==> flow/design.v <==
module ALU (
    input wire [4:0] ALUOp,
    input wire [31:0] A,
    input wire [31:0] B,
    output wire [31:0] Result,
    output wire ALUExp
);
  wire [31:0] add_sub_res;
  wire [31:0] slt_res;
  wire [31:0] sltu_res;
  wire [31:0] and_res;
  wire [31:0] nor_res;
  wire [31:0] or_res;
  wire [31:0] xor_res;
  wire [31:0] sll_res;
  wire [31:0] sr_res;
  wire [31:0] lui_res;
  wire [31:0] mul_res;   
  wire [31:0] andn_res;
  wire [31:0] orn_res;
  wire [63:0] sr64_result;
  wire [63:0] mul64_res;   
  wire [31:0] div_res;   
  wire        add_ovf;
  wire        sub_ovf;
  wire        div_exc;
  wire        add_exc;
  wire        sub_exc;
  wire [31:0] adder_a;
  wire [31:0] adder_b;
  wire        adder_cin;
  wire [31:0] adder_res;
  wire        adder_cout;
  assign adder_a = A;
  assign adder_b = (ALUOp == 5'b00001 | ALUOp == 5'b00010 | ALUOp == 5'b00011) ? ~B : B;
  assign adder_cin = (ALUOp == 5'b00001 | ALUOp == 5'b00010 | ALUOp == 5'b00011) ? 1'b1 : 1'b0;
  assign {adder_cout, adder_res} = adder_a + adder_b + adder_cin;
  assign add_sub_res = adder_res;
  assign add_exc = (adder_a[31] ~^ adder_b[31]) & (adder_a[31] ^ adder_res[31]);
  assign sub_exc = (adder_a[31] ~^ adder_b[31]) & (adder_a[31] ^ adder_res[31]);
  assign add_ovf = add_exc;
  assign sub_ovf = sub_exc;
  assign slt_res = {31'b0, ((A[31] & ~B[31]) | ((A[31] ~^ B[31]) & adder_res[31]))};
  assign sltu_res = {31'b0, ~adder_cout};
  assign and_res = A & B;
  assign or_res = A | B;
  assign andn_res = A & ~B;
  assign orn_res = A | ~B;
  assign nor_res = ~(A | B);
  assign xor_res = A ^ B;
  assign lui_res = B;
  assign sll_res = A << B[4:0];
  assign sr64_result = {{32{(ALUOp == 5'b01010) & A[31]}}, A[31:0]} >> B[4:0];
  assign sr_res = sr64_result[31:0];
  assign mul64_res = A * B;
  assign mul_res = mul64_res[31:0];
  assign div_res = (B == 32'b0) ? 32'b0 : A / B;
  assign div_exc = (B == 32'b0);
  assign Result = ({32{ALUOp == 5'b00000}}   & add_sub_res
                  |{32{ALUOp == 5'b00001}}   & add_sub_res
                  |{32{ALUOp == 5'b00010}}   & slt_res
                  |{32{ALUOp == 5'b00011}}  & sltu_res
                  |{32{ALUOp == 5'b00100}}   & and_res
                  |{32{ALUOp == 5'b00101}}   & nor_res
                  |{32{ALUOp == 5'b00110}}    & or_res
                  |{32{ALUOp == 5'b00111}}   & xor_res
                  |{32{ALUOp == 5'b01000}}   & sll_res
                  |{32{ALUOp == 5'b01001}}   & sr_res
                  |{32{ALUOp == 5'b01010}}   & sr_res
                  |{32{ALUOp == 5'b01011}}   & lui_res
                  |{32{ALUOp == 5'b01100}}  & andn_res
                  |{32{ALUOp == 5'b01101}}   & orn_res
                  |{32{ALUOp == 5'b01110}}   & mul_res
                  |{32{ALUOp == 5'b01111}}   & div_res
                  |{32{ALUOp == 5'b00000}} & 32'b0);
  assign ALUExp = ({1{ALUOp == 5'b00000}}    & add_ovf
                  |{1{ALUOp == 5'b00001}}    & sub_ovf
                  |{1{ALUOp == 5'b01111}}    & div_exc);
endmodule
module alu_unit (
    input  wire        clk,
    input  wire        rst,
    input  wire        in_valid,
    output wire        in_ready,
    input  wire [ 4:0] in_op,
    input  wire [31:0] in_a,
    input  wire [31:0] in_b,
    output reg         out_valid,
    output reg  [31:0] out_result,
    output reg         out_exc
);
  reg        v1;
  reg [ 4:0] op1;
  reg [31:0] a1;
  reg [31:0] b1;
  wire [31:0] alu_res;
  wire        alu_exc;
  assign in_ready = 1'b1;
  ALU u_alu (
      .ALUOp (op1),
      .A     (a1),
      .B     (b1),
      .Result(alu_res),
      .ALUExp(alu_exc)
  );
  always @(posedge clk) begin
    if (rst) begin
      v1        <= 1'b0;
      out_valid <= 1'b0;
    end else begin
      v1        <= in_valid;
      out_valid <= v1;
    end
    op1        <= in_op;
    a1         <= in_a;
    b1         <= in_b;
    out_result <= alu_res;
    out_exc    <= alu_exc;
  end
endmodule
Tool chain data of alu_unit --
Module alu_unit before and after one edit of its RTL, step after step. "before" refers to lines of the RTL above, "after" to lines of the edited file. "change" is "after" less "before", of the values as shown; "relative change" is that difference over "before", in percent. Cell names lack the library's common part. The mark -- stands for no value.
Design: design top alu_unit, clock clk, standard-cell library sky130hd, corner tt_025C_1v80

Diff --
Unified diff, file above to edited file. A script made this edit. It changes what the design does and was not meant as an optimisation.
begin of diff
@@ -113,8 +113,8 @@
     end
     op1        <= in_op;
-    a1         <= in_a;
     b1         <= in_b;
     out_result <= alu_res;
     out_exc    <= alu_exc;
   end
+  always @(*) a1 = in_a;
 endmodule
end of diff

Word-level counts --
Yosys after proc, flatten, opt, wreduce and memory -nomap, before mapping. Enables and synchronous resets that opt folds into registers are not counted as muxes. Memory bits, and registers merged into a memory's read port (data or address), are not among the register bits. Print and check cells are not counted. Equal cells are merged and count once.
Operators by class:
- $add $sub $neg | before 2, after 2, change 0, relative change 0.00%
- $mul | before 1, after 1, change 0, relative change 0.00%
- divide/modulo/power cells | before 1, after 1, change 0, relative change 0.00%
- eq/ne operators | before 15, after 15, change 0, relative change 0.00%
- shift operators | before 2, after 2, change 0, relative change 0.00%
- muxes and demuxes | before 3, after 3, change 0, relative change 0.00%
- bitwise logic cells | before 55, after 55, change 0, relative change 0.00%
- reduce/logical cells | before 2, after 2, change 0, relative change 0.00%
Operator kinds equal on both sides are left out: 24.
Storage and ports:
- flip-flop bits (word level) | before 104, after 72, change -32, relative change -30.77%
- input bits | before 72, after 72, change 0, relative change 0.00%
- output and inout bits | before 35, after 35, change 0, relative change 0.00%
- word-level cells | before 88, after 87, change -1, relative change -1.14%

Logic depth --
Yosys ltp: most cells in a row. Word level: on the elaborated netlist, between registers, memories and ports. Mapped: between sequential cells and ports; inverters and the memories' decode and read muxes count.
Logic depth:
- depth in word-level cells | before 23, after 23, change 0, relative change 0.00%
- ABC_AREA | before 0, after 0
- gate-level depth with buffers | before 341, after 349, change +8, relative change +2.35%
- depth with buffers taken out | before 310, after 319, change +9, relative change +2.90%

Synthesis result --
The flow's flattened synthesis, as Yosys stat reports it; memories are mapped. The netlist is that of the ABC_AREA named above (0 if unset); the other value can give another one.
Cells by type:
- a21oi_1 | before 489, after 456, change -33, relative change -6.75%
- dfxtp_1 | before 104, after 72, change -32, relative change -30.77%
- nor3_1 | before 171, after 145, change -26, relative change -15.20%
- clkbuf_1 | before 269, after 245, change -24, relative change -8.92%
- mux2_2 | before 92, after 69, change -23, relative change -25.00%
- nand2_1 | before 930, after 952, change +22, relative change +2.37%
- a21o_1 | before 176, after 197, change +21, relative change +11.93%
- a31oi_1 | before 86, after 70, change -16, relative change -18.60%
- a211o_1 | before 16, after 32, change +16, relative change +100.00%
- nand4_1 | before 75, after 60, change -15, relative change -20.00%
- a211oi_1 | before 80, after 66, change -14, relative change -17.50%
- buf_1 | before 63, after 77, change +14, relative change +22.22%
- or3_1 | before 83, after 70, change -13, relative change -15.66%
- inv_1 | before 657, after 669, change +12, relative change +1.83%
- or2_2 | before 56, after 44, change -12, relative change -21.43%
- xor2_1 | before 182, after 171, change -11, relative change -6.04%
- a221oi_1 | before 40, after 50, change +10, relative change +25.00%
- a31o_2 | before 23, after 13, change -10, relative change -43.48%
Cell types equal on both sides are left out: 15. The list need not be complete.
Mapped netlist:
- cells in the netlist | before 7446, after 7353, change -93, relative change -1.25%
- synthesis area (um2) | before 54767.5, after 53943.0, change -824.5, relative change -1.51%
- area of sequential cells (um2) | before 2082.0, after 1441.4, change -640.6, relative change -30.77%
- flip-flops | before 104, after 72, change -32, relative change -30.77%
- buffers | before 342, after 344, change +2, relative change +0.58%
The figures by module come from a second, unflattened synthesis with its own total; it is not the netlist above.
Unflattened totals:
- cell total of the unflattened synthesis | before 7432, after 7532, change +100, relative change +1.35%
- area total of the unflattened synthesis (um2) | before 54213.2, after 54803.8, change +590.6, relative change +1.09%
Rows give one instance, submodules left out.
By module, before:
- ALU | times used 1, cells 7324, area 52107.5 um2, seq. area 0.0 um2
- alu_unit | times used 1, cells 108, area 2105.8 um2, seq. area 2082.0 um2
By module, after:
- ALU | times used 1, cells 7456, area 53338.7 um2, seq. area 0.0 um2
- alu_unit | times used 1, cells 76, area 1465.2 um2, seq. area 1441.4 um2

Path before layout --
OpenSTA on the mapped netlist: ideal clock, no wires. The path of least setup slack (recovery checks aside). Input and output delay are each 20% of the period. Register names are those of the netlist, which keeps one name where synthesis merged equal registers.
Path post-synthesis:
- kind | before register -> register, after input -> register
- from | before register b1[0], after input in_a[31]
- to | before register out_result[0], after register out_result[0]
- period (ps) | before 64000, after 64000, change 0, relative change 0.00%
- input delay (ps) | after 12800
- setup time (ps) | before 128, after 122, change -6
- launch time at the first pin (ps) | before 0, after 12800, change +12800
- arrival (ps) | before 67936, after 80674, change +12738, relative change +18.75%
- data required time (ps) | before 63872, after 63878, change +6, relative change +0.01%
- setup slack (ps) | before -4063, after -16796, change -12733
- path delay (ps) | before 68064, after 67996, change -68, relative change -0.10%
- stages | before 310, after 318, change +8, relative change +2.58%
- buffers on the path | before 44, after 38, change -6, relative change -13.64%
- synthesis period reached (ps) | before 68063, after 80796, change +12733, relative change +18.71%
"path delay" = arrival - input delay + setup time. "stages" counts driving pins, that of a launching flip-flop among them; a cell with two outputs on the path counts twice. "synthesis period reached" is the clock period less the worst setup slack; recovery checks do not enter. This is arithmetic on one report: input and output delays are still those of the set period (20% each).
On the way, post-synthesis, before: path through dfxtp_1 clkbuf_1 inv_1 clkbuf_1 buf_1 ha_1 nor4b_1 and3_1 a31oi_1 nor2_1 ha_1 o21a_1 o21ai_0 nor4_1 mux2i_1 ha_1 o21ai_0 a211oi_1 [274 not listed] clkbuf_1 nand2_1 o21ai_0 ha_1 a21boi_0 o21a_1 o21a_1 o21a_1 o21ai_0 nand2b_1 a21oi_1 nor2b_1 o21ai_0 a21oi_1 nor2_1 o21ai_0 a21oi_1 o211ai_1, elaborated cells on any way between the ends 50, those cells by class add/sub (2); mul (1); div (1); shift (2); mux (2); logic (41); reduce/logical (1)
RTL lines, path post-synthesis, before:
- start, declared | RTL line 95 | reg [31:0] b1;
- start, assigned | RTL line 116 | b1         <= in_b;
- end, assigned | RTL line 117 | out_result <= alu_res;
- end, declared | RTL line 89 | output reg  [31:0] out_result,
before: No chain of elaborated cells between the ends is given.
On the way, post-synthesis, after: path through ha_1 a31oi_1 a31oi_1 ha_1 nor2_1 or3_1 mux2_2 o21ai_0 ha_1 o211a_1 o21ai_1 nor4_1 mux2i_1 inv_1 ha_1 o21a_1 o22ai_1 nor4_1 [282 not listed] a41oi_1 clkbuf_1 mux2_2 ha_1 o21a_1 o21a_1 o21a_1 o21a_1 o21a_1 o21a_1 o21ai_0 a21oi_1 nor3_1 o21ai_0 a21oi_1 o21a_1 o221ai_1 a311o_1
RTL lines, path post-synthesis, after:
- start, declared | RTL line 86 | input  wire [31:0] in_a,
- end, assigned | RTL line 116 | out_result <= alu_res;
- end, declared | RTL line 89 | output reg  [31:0] out_result,
after: No chain of elaborated cells between the ends is given.

Path in the finished layout --
Path of least setup slack in the final report of each run of pair A (OpenROAD, finished layout, wires in). Where an end is a register, its clock arrival counts in the times. The path's times are printed in steps of 10 ps; the period is the one set.
Path after layout:
- kind | before register -> register, after input -> register
- from | before register b1[2], after input in_a[31]
- to | before register out_result[0], after register out_result[0]
- period (ps) | before 63200, after 63200, change 0, relative change 0.00%
- input delay (ps) | after 12640
- setup time (ps) | before 120, after 100, change -20
- launch time at the first pin (ps) | before 430, after 12640, change +12210, relative change +2839.53%
- arrival (ps) | before 61660, after 73190, change +11530, relative change +18.70%
- data required time (ps) | before 63510, after 63510, change 0, relative change 0.00%
- setup slack (ps) | before 1850, after -9680, change -11530
- stages | before 318, after 322, change +4, relative change +1.26%
- buffers on the path | before 51, after 50, change -1, relative change -1.96%
On the way, after layout, before: path through dfxtp_4 nor3_2 buf_4 nand4_1 nor3_4 nor2_1 ha_1 o21a_1 o21ai_2 nor4_4 mux2i_2 ha_1 o21a_1 o21ai_1 a2111oi_1 buf_4 a31oi_1 ha_1 [282 not listed] o31ai_2 a21o_1 nand2_4 buf_4 a221o_1 ha_1 a21o_1 a21oi_1 nor2b_1 o21ai_0 nand2b_1 a21oi_1 nor2b_1 o21ai_0 o311a_1 o21ai_2 a21oi_2 o211ai_1, elaborated cells on any way between the ends 32, those cells by class add/sub (2); div (1); shift (2); mux (2); logic (24); reduce/logical (1)
RTL lines, path after layout, before:
- start, declared | RTL line 95 | reg [31:0] b1;
- start, assigned | RTL line 116 | b1         <= in_b;
- end, assigned | RTL line 117 | out_result <= alu_res;
- end, declared | RTL line 89 | output reg  [31:0] out_result,
before: No chain of elaborated cells between the ends is given.
On the way, after layout, after: path through buf_8 ha_4 a31oi_1 a31oi_1 ha_1 nor2_4 or3_4 mux2_4 o21ai_4 ha_4 a21o_1 o21ai_4 nor4_4 mux2i_1 inv_1 ha_4 or3_4 o22ai_4 [286 not listed] nand2_1 o21ai_0 ha_1 a21boi_0 o21a_1 o21a_1 o21a_1 o21a_1 o21a_1 o21a_1 o21ai_1 a21oi_1 nor3_1 o21ai_1 a21oi_2 o21a_1 o221ai_1 a311o_1
RTL lines, path after layout, after:
- start, declared | RTL line 86 | input  wire [31:0] in_a,
- end, assigned | RTL line 116 | out_result <= alu_res;
- end, declared | RTL line 89 | output reg  [31:0] out_result,
after: No chain of elaborated cells between the ends is given.

Measured runs --
Both versions went through the flow (Yosys, OpenROAD) with the same settings in each pair. Constraints: input delay and output delay 20% of the set period each, output load 0.01 pF.
Settings, pair A: CORE_UTILIZATION 40, PLACE_DENSITY 0.6, period_ns 63.2, CAP_MARGIN 20, CORE_MARGIN 2, SLEW_MARGIN 20
Measured results, pair A:
- mapped cell area after synthesis (um2) | before 54767.5, after 53943.0, change -824.5, relative change -1.51%
- die outline area (um2) | before 139895.0, after 137812.0, change -2083.0, relative change -1.49%
- standard-cell area of the final layout (um2) | before 76762.4, after 80274.5, change +3512.1, relative change +4.58%
- utilization after layout (%) | before 56.6, after 60.1, change +3.5
- smallest setup slack (ps) | before 1852, after -9680, change -11532
- total negative slack on setup checks (ps) | before 0, after -23697, change -23697
- post-route worst hold slack (ps) | before 457, after 459, change +2
- overall power (mW) | before 3.138, after 3.108, change -0.030, relative change -0.96%
- period reached (ps) | before 61348, after 72880, change +11532, relative change +18.80%
Settings, pair B: ABC_AREA 1, CAP_MARGIN 40, CORE_MARGIN 9, CORE_UTILIZATION 15, CTS_CLUSTER_DIAMETER 253, MIN_ROUTING_LAYER met1, SLEW_MARGIN 0, TNS_END_PERCENT 75, period_ns 39.2
Measured results, pair B:
- mapped cell area after synthesis (um2) | before 56040.0, after 54952.7, change -1087.3, relative change -1.94%
- die outline area (um2) | before 395930.0, after 388465.0, change -7465.0, relative change -1.89%
- standard-cell area of the final layout (um2) | before 89370.7, after 84200.8, change -5169.9, relative change -5.78%
- utilization after layout (%) | before 24.0, after 23.2, change -0.8
- smallest setup slack (ps) | before -22126, after -33334, change -11208
- total negative slack on setup checks (ps) | before -110888, after -214313, change -103425
- post-route worst hold slack (ps) | before 408, after 405, change -3
- overall power (mW) | before 3.749, after 3.737, change -0.012, relative change -0.32%
- period reached (ps) | before 61326, after 72534, change +11208, relative change +18.28%
By "period reached" is meant the clock period of the run minus its worst setup slack. This is arithmetic on one report: input and output delays are still those of the set period (20% each). "overall power" is the tool's figure for a default switching activity; nothing was simulated.
